==> flow/design.v <==
module regfile #(
    parameter width = 16, 
    parameter num_regs = 16, 
    parameter num_inputs = 4,
    parameter total_inputs = num_inputs + num_inputs)(
    input wire clk,
    input wire reset,
    input wire ren,
    output reg [(total_inputs+1)*width-1:0] r_data,
    output reg r_data_vld,
    input wire wen1,
    input wire [num_inputs*width-1:0] w_data1,
    output reg wr_ack1,
    input wire wen2,
    input wire [num_inputs*width-1:0] w_data2,
    output reg wr_ack2,
    input wire wen3,
    input wire [width-1:0] w_data3,
    output reg wr_ack3
);
    reg [width-1:0] registers [0:num_regs-1];
    always @(*) begin
        if (ren) begin
            for (int i = 0; i <= total_inputs; i += 1 ) begin
                r_data[i*width +: width] = registers[i];  
            end
            r_data_vld = 1'b1;
        end else begin
            for (int i = 0; i <= total_inputs; i += 1) begin
                r_data[i*width +: width] = {width{1'b0}};  
            end
            r_data_vld = 1'b0;
        end
    end
    always @(posedge clk) begin
        wr_ack1 <= 1'b0;
        wr_ack2 <= 1'b0;
        wr_ack3 <= 1'b0;
        if (reset) begin
            for (int i = 0; i < num_regs; i = i + 1) begin
                registers[i] <= {width{1'b0}};
            end
        end else if (!ren) begin
            if (wen1) begin
                for (int i = 0; i < num_inputs; i += 1) begin
                    registers[i] <= w_data1[i*width +: width]; 
                end
                wr_ack1 <= 1'b1;
            end
            if (wen2) begin
                for (int i = 0; i < num_inputs; i += 1) begin
                    registers[i + num_inputs] <= w_data2[i*width +: width]; 
                end
                wr_ack2 <= 1'b1;
            end
            if (wen3) begin
                registers[total_inputs] <= w_data3;
                wr_ack3 <= 1'b1;
            end
        end
    end
endmodule
`timescale 1ns/1ps
module mem #(
    parameter width = 16,
    parameter num_regs = 16,
    parameter num_inputs = 4,
    parameter total_inputs = num_inputs + num_inputs
) (
    input wire clk,
    input wire reset,
    input wire on_off,  
    input wire write_en1,  
    output reg write_rdy1,
    input wire [num_inputs*width-1:0] w_data_in1,
    output wire write_ack1,
    input wire write_en2,  
    output reg write_rdy2,
    input wire [num_inputs*width-1:0] w_data_in2,
    output wire write_ack2,
    input wire write_en3,  
    output reg write_rdy3,
    input wire [width-1:0] w_data_in3,
    output wire write_ack3,
    output wire [width-1:0] config_in,
    output wire [total_inputs*width-1:0] adder_inputs,
    output wire on_off_vector_fu,  
    output wire r_data_vld
);
    reg write_reg_en1, write_reg_en2, write_reg_en3;
    wire [(total_inputs+1)*width-1:0] r_data_out;
    wire read_reg_en, writing;
    wire write_ack_wire1, write_ack_wire2, write_ack_wire3;
    always @(posedge clk) begin
        if (reset) begin
            write_reg_en1 <= 0;
            write_reg_en2 <= 0;
            write_reg_en3 <= 0;
            write_rdy1 <= 1'b1;
            write_rdy2 <= 1'b1;
            write_rdy3 <= 1'b1;
        end else begin
            write_reg_en1 <= 0;
            write_reg_en2 <= 0;
            write_reg_en3 <= 0;
            if (!on_off) begin
                write_rdy1 <= (!write_en1) ? 1'b1 : 1'b0;
                write_rdy2 <= (!write_en2) ? 1'b1 : 1'b0;
                write_rdy3 <= (!write_en3) ? 1'b1 : 1'b0;
                if (write_en1 && !write_ack1) 
                    write_reg_en1 <= 1;
                if (write_en2 && !write_ack2) 
                    write_reg_en2 <= 1;
                if (write_en3 && !write_ack3) 
                    write_reg_en3 <= 1;
            end else begin
                write_rdy1 <= 1'b0;
                write_rdy2 <= 1'b0;
                write_rdy3 <= 1'b0;
            end
        end
    end
    assign writing = (write_en1 || write_en2 || write_en3);
    assign write_ack1 = write_ack_wire1;
    assign write_ack2 = write_ack_wire2;
    assign write_ack3 = write_ack_wire3;
    assign on_off_vector_fu = on_off && !writing;
    assign read_reg_en = on_off_vector_fu;
    assign config_in = r_data_out[total_inputs*width +: width];
    genvar i;
    generate
        for (i = 0; i < total_inputs; i = i + 1) begin
            assign adder_inputs[i*width +: width] = r_data_out[i*width +: width];
        end
    endgenerate
    regfile #(
        .width(width),
        .num_regs(num_regs),
        .num_inputs(num_inputs)
    ) regfile1 (
        .clk(clk),
        .reset(reset),
        .ren(read_reg_en),
        .r_data(r_data_out),
        .r_data_vld(r_data_vld),
        .wen1(write_reg_en1),
        .w_data1(w_data_in1),
        .wr_ack1(write_ack_wire1),
        .wen2(write_reg_en2),
        .w_data2(w_data_in2),
        .wr_ack2(write_ack_wire2),
        .wen3(write_reg_en3),
        .w_data3(w_data_in3),
        .wr_ack3(write_ack_wire3)
    );
endmodule
module half_adder #(parameter width = 16) (
    input wire clk,
    input wire reset,
    input wire [width-1:0] a,
    input wire [width-1:0] b,
    output reg [width-1:0] c,
    output reg carry_out,
    output reg ack,
    input wire on_off
);
    always @(posedge clk) begin
        if (reset || !on_off) begin
            c <= {width{1'b0}};
            carry_out <= 1'b0;
            ack <= 1'b0;
        end else begin
            {carry_out, c} = a + b;
            ack <= 1'b1;
        end
    end
endmodule
module full_adder #(parameter width = 16) (
    input wire clk,
    input wire reset,
    input wire [width-1:0] a,
    input wire [width-1:0] b,
    input wire carry_in,
    output reg [width-1:0] c,
    output reg carry_out,
    output reg ack,
    input wire carry_listen,
    input wire on_off
);
    always @(posedge clk) begin
        if (reset || !on_off) begin
            c <= {width{1'b0}};
            carry_out <= 1'b0;
            ack <= 1'b0;
        end else begin
            if (carry_listen) begin
                {carry_out, c} = a + b + carry_in;
                ack <= 1'b1;
            end else begin
                {carry_out, c} = a + b;
                ack <= 1'b1;
            end
        end
    end
endmodule
`timescale 1ns/1ps
module adder_fu #(
    parameter width = 16,
    parameter num_inputs = 4,
    parameter total_inputs = num_inputs + num_inputs
) (
    input wire clk,
    input wire reset,
    input wire [total_inputs*width-1:0] inputs,
    input wire on_off,
    input wire [15:0] config_in,
    output wire [num_inputs*width-1:0] outputs,
    output wire [3:0] dest_info,
    output wire ack
);
    wire carry1, carry2, carry3, carry4;
    wire ack1, ack2, ack3, ack4;
    reg a1_on_off, a2_on_off, a3_on_off, a4_on_off;
    wire [1:0] adder_config;
    assign adder_config = config_in[1:0];
    assign dest_info = config_in[5:2];
    always @(posedge clk) begin
        if (reset) begin
            a1_on_off <= 1'b0;
            a2_on_off <= 1'b0;
            a3_on_off <= 1'b0;
            a4_on_off <= 1'b0;
        end else if (on_off) begin
            case (adder_config)
                2'd0: begin  
                    a1_on_off <= 1'b1;
                    a2_on_off <= 1'b1;
                    a3_on_off <= 1'b1;
                    a4_on_off <= 1'b1;
                end
                2'd1: begin  
                    a1_on_off <= 1'b1;
                    a2_on_off <= a1_on_off;
                    a3_on_off <= 1'b1;
                    a4_on_off <= a3_on_off;
                end
                2'd3: begin  
                    a1_on_off <= 1'b1;
                    a2_on_off <= a1_on_off;
                    a3_on_off <= a2_on_off;
                    a4_on_off <= a3_on_off;
                end
                default: begin
                    a1_on_off <= 1'b0;
                    a2_on_off <= 1'b0;
                    a3_on_off <= 1'b0;
                    a4_on_off <= 1'b0;
                end
            endcase
        end else begin
                a1_on_off <= 1'b0;
                a2_on_off <= 1'b0;
                a3_on_off <= 1'b0;
                a4_on_off <= 1'b0;
        end
    end
    assign ack = ack4;
    half_adder #( .width(width) ) adder1 (
        .clk(clk),
        .reset(reset),
        .a(inputs[0*width +: width]),
        .b(inputs[4*width +: width]),
        .c(outputs[0*width +: width]),
        .carry_out(carry1),
        .ack(ack1),
        .on_off(a1_on_off)
    );
    full_adder #( .width(width) ) adder2 (
        .clk(clk),
        .reset(reset),
        .a(inputs[1*width +: width]),
        .b(inputs[5*width +: width]),
        .c(outputs[1*width +: width]),
        .carry_in(carry1),
        .carry_out(carry2),
        .carry_listen(config_in[0]),
        .on_off(a2_on_off),
        .ack(ack2)
    );
    full_adder #( .width(width) ) adder3 (
        .clk(clk),    
        .reset(reset),
        .a(inputs[2*width +: width]),
        .b(inputs[6*width +: width]),
        .c(outputs[2*width +: width]),
        .carry_in(carry2),
        .carry_out(carry3),
        .carry_listen(config_in[1]),
        .on_off(a3_on_off),
        .ack(ack3)
    );
    full_adder #( .width(width) ) adder4 (
        .clk(clk),
        .reset(reset),
        .a(inputs[3*width +: width]),
        .b(inputs[7*width +: width]),
        .c(outputs[3*width +: width]),
        .carry_in(carry3),
        .carry_out(carry4),
        .carry_listen(config_in[0]),
        .on_off(a4_on_off),
        .ack(ack4)
    );
endmodule
`timescale 1ns/1ps
module v_tile #(
    parameter width = 16,  
    parameter num_inputs = 4,  
    parameter num_regs = 16,  
    parameter total_inputs = num_inputs + num_inputs  
) (
    input wire clk,
    input wire reset,
    input wire on_off,  
    input wire write_en1,  
    output wire write_rdy1,
    input wire [num_inputs*width-1:0] w_data_in1,  
    output wire write_ack1,
    input wire write_en2,  
    output wire write_rdy2,
    input wire [num_inputs*width-1:0] w_data_in2,  
    output wire write_ack2,
    input wire write_en3,  
    output wire write_rdy3,
    input wire [width-1:0] w_data_in3,
    output wire write_ack3,
    output wire [num_inputs*width-1:0] adder_outputs,  
    output wire [3:0] dest_info,
    output wire adder_ack
);
    wire [total_inputs*width-1:0] adder_inputs;
    wire on_off_vector_fu;
    wire [15:0] config_in;
    mem #(
        .width(width),
        .num_regs(num_regs),
        .num_inputs(num_inputs)
    ) mem_inst (
        .clk(clk),
        .reset(reset),
        .on_off(on_off),
        .write_en1(write_en1),
        .write_rdy1(write_rdy1),
        .w_data_in1(w_data_in1),
        .write_ack1(write_ack1),
        .write_en2(write_en2),
        .write_rdy2(write_rdy2),
        .w_data_in2(w_data_in2),
        .write_ack2(write_ack2),
        .write_en3(write_en3),
        .write_rdy3(write_rdy3),
        .w_data_in3(w_data_in3),
        .write_ack3(write_ack3),
        .config_in(config_in),
        .adder_inputs(adder_inputs),
        .on_off_vector_fu(on_off_vector_fu)
    );
    adder_fu #(
        .width(width),
        .num_inputs(num_inputs)
    ) adder_fu_inst (
        .clk(clk),
        .reset(reset),
        .inputs(adder_inputs),  
        .on_off(on_off_vector_fu),  
        .config_in(config_in),
        .outputs(adder_outputs),
        .dest_info(dest_info),
        .ack(adder_ack)
    );
endmodule
# Tool chain data of v_tile
# The steps from the RTL of v_tile to its reports follow in flow order.
# Lines are those of the file above, counted from 1.
# Library cell names are shortened.
# The mark - stands for no value.
# design
design	v_tile
clock	clk
cell_library	sky130hd
lib_corner	tt_025C_1v80

# Word-level counts
# Counts by Yosys on the flattened word-level netlist (proc, flatten, opt, wreduce). Print and check cells are left out. Cells with the same type and inputs are merged into one.
# classes
addsub	7
equal	2
muxes	29
logic	1
reduce_logical	28
# ops
op	n
16-bit two-way mux	9
16-bit by 16-bit adder with 17-bit output	3
17-bit by 1-bit adder with 17-bit output	2
17-bit two-way mux	2
16-bit by 1-bit adder with 16-bit output	1
16-bit adder	1
1-bit two-way mux	14
2-bit OR reduction	5
1-bit logical NOT	8
1-bit logical OR	6
2-bit AND reduction	3
6-bit two-way mux	1
1-bit parallel mux with 2-bit select	3
1-bit logical AND	4
3-bit OR reduction	1
2-bit by 1-bit equality test with 1-bit output with constant B	1
2-bit equality test with constant B	1
2-bit logical NOT	1
1-bit NOT	1
# bits
regBits	215
in_bits	150
output_inout_bits	75

# Depth
# Longest topological path by Yosys (ltp), each cell counted once; first at word level (registers and memories cut), then after technology mapping (sequential cells cut; the memories' decode and read muxes count).
# logic_depth
ltp_word	8
ABC_AREA	1
depth_mapped	23

# Mapped cells and area
# The flow's flattened synthesis, as Yosys stat reports it; memories are mapped. The netlist is that of the ABC_AREA named above (0 if unset); the other value can give another one.
# Totals and module areas in this step are rounded.
# types
cell_type	n	type_area_um2
dfxtp_1	215	4.3E+03
nand2_1	362	1.36E+03
a21oi_1	232	1.16E+03
inv_1	286	1073.53
nor2_1	231	867.082
ha_1	69	863.328
o21ai_0	169	845.811
nand3_1	98	490.47
clkbuf_1	53	198.941
o21a_1	13	97.594
fa_1	4	80.077
nand4_1	11	68.816
nor3_1	12	60.058
nor2_4	5	56.304
nand3_2	5	50.048
nor2_2	8	50.048
and2_1	5	31.28
nand2_2	5	31.28
# Not listed: further types 22, cells in them 48.
# mapped
mapped_cells	1831
synth_area_um2	12000
ff_cells	215

# Path before layout
# Source: OpenSTA report_checks on the synthesized netlist (no wires, ideal clock, input and output delay 20% of the period each), path of least setup slack; recovery checks are left aside. Register names are those of the netlist, which keeps one name where synthesis merged equal registers.
# synth_path
path_type	input to register
startpoint	in on_off
endpoint	reg adder_fu_inst.adder2.c[12]
period_ns	4.5
in_delay_ns	0.900
arrival_time_ns	3.638
required_time_ns	4.372
path_slack_ns	0.735
path_delay_ns	2.866
path_stages	19
n_path_buf	2
synth_period_reached_ns	3.765
# "path_delay_ns" is the arrival time less input delay plus setup time.
# "path_stages": output pins that drive a net of the path, with the launching flip-flop's if there is one; two outputs of one cell count as two.
# "synth_period_reached_ns" = period - worst setup slack (recovery checks aside). The figure is calculated, with input and output delays left at 20% of the set period.
# Between the ends stands the longest chain of elaborated cells between them, by number of cells; it is not shown to be the way that was timed. Of several equally long chains one is given.
# Each line given opens the expression or statement behind the cell; cells for indexed reads and writes are added by Yosys, which also makes memories of some case tables.
# synth_via
path_cell_list	inv_2 -> nor2_4 -> nand2_1 -> clkbuf_1 -> clkbuf_1 -> nor2_1 -> ha_1 -> fa_1 -> ha_1 -> inv_1 -> nor2_2 -> nand2_2 -> nor2_4 -> nand3_2 -> nor2_4 -> nand2_2 -> nor2_4 -> xnor2_1 -> nor2_1
elab_chain_len	5
# synth_rtl
item	line	source
from (decl)	324	input wire on_off,
1-bit logical AND	127	assign on_off_vector_fu = on_off && !writing;
16-bit two-way mux	23	if (ren) begin
16-bit by 16-bit adder with 17-bit output	197	{carry_out, c} = a + b + carry_in;
17-bit by 1-bit adder with 17-bit output	197
17-bit two-way mux	196	if (carry_listen) begin
to (assign)	192	c <= {width{1'b0}};
to (decl)	184	output reg [width-1:0] c,

# Timing after layout
# Path of least setup slack in the final report of entry C (OpenROAD, finished layout, wires in). Where an end is a register, its clock arrival counts in the times.
# layout_path
path_type	input to register
startpoint	in write_en2
endpoint	reg adder_fu_inst.adder2.carry_out
period_ns	4.5
in_delay_ns	0.90
arrival_time_ns	4.25
required_time_ns	4.90
path_slack_ns	0.65
path_stages	18
n_path_buf	1
# Between the ends stands the longest chain of elaborated cells between them, by number of cells; it is not shown to be the way that was timed. Of several equally long chains one is given.
# layout_via
path_cell_list	clkdlybuf4s50_1 -> nor2_2 -> nand2_4 -> nor2_1 -> ha_1 -> fa_1 -> nand3_1 -> nand2_1 -> nand2_1 -> nand2_1 -> nand2_1 -> nand2_2 -> inv_1 -> nor2_1 -> nand2_2 -> nor2_4 -> a21oi_1 -> nor2_1
elab_chain_len	8
# layout_rtl
item	line	source
from (decl)	329	input wire write_en2,
1-bit logical OR x2	123	assign writing = (write_en1 || write_en2 || write_en3);
1-bit logical NOT	127	assign on_off_vector_fu = on_off && !writing;
1-bit logical AND	127
16-bit two-way mux	23	if (ren) begin
16-bit by 16-bit adder with 17-bit output	197	{carry_out, c} = a + b + carry_in;
17-bit by 1-bit adder with 17-bit output	197
17-bit two-way mux	196	if (carry_listen) begin
to (assign)	193	carry_out <= 1'b0;
to (decl)	185	output reg carry_out,

# v_tile through Yosys and OpenROAD on sky130hd: 3 stored runs, unordered, with their settings and measured results. The constraints put input and output delay at 20% of the set period each and load the outputs with 0.01 pF.
# By "clock_period_reached_ns" is meant the clock period of the run minus its worst setup slack. This is arithmetic on one report: input and output delays are still those of the set period (20% each).
# Results are given in rounded form.
# A setting shown as . is not set for that run.
# A result given as . is not shown for that run.
item,entry A,entry B,entry C
ABC_AREA,1,.,1
CAP_MARGIN,0,0,20
CELL_PAD_IN_SITES_DETAIL_PLACEMENT,0,0,.
CELL_PAD_IN_SITES_GLOBAL_PLACEMENT,3,3,.
CORE_ASPECT_RATIO,1.57,.,.
CORE_MARGIN,7,7,5
CORE_UTILIZATION,35,65,40
CTS_CLUSTER_DIAMETER,213,213,103
CTS_CLUSTER_SIZE,90,90,.
GPL_ROUTABILITY_DRIVEN,1,0,0
MAX_ROUTING_LAYER,met5,met4,met4
PLACE_DENSITY_LB_ADDON,0.23,0.23,.
SETUP_SLACK_MARGIN,-0.37,1.71,.
SLEW_MARGIN,40,40,20
TNS_END_PERCENT,45,45,45
period_ns,7.45,7.45,4.5
MIN_ROUTING_LAYER,.,.,met2
fin_ws_ns,.,.,0.651
clock_period_reached_ns,.,.,3.849
final_die_area_um2,.,.,33600
ws_hold_ns,.,.,0.426
tns_setup_ns,.,.,0.000
synthesis_area_um2,.,.,12000
final_stdcell_area_um2,.,.,15400
# Entry A: no results, placement failed with FLW-0024
# Entry B: no results, placement failed with FLW-0024
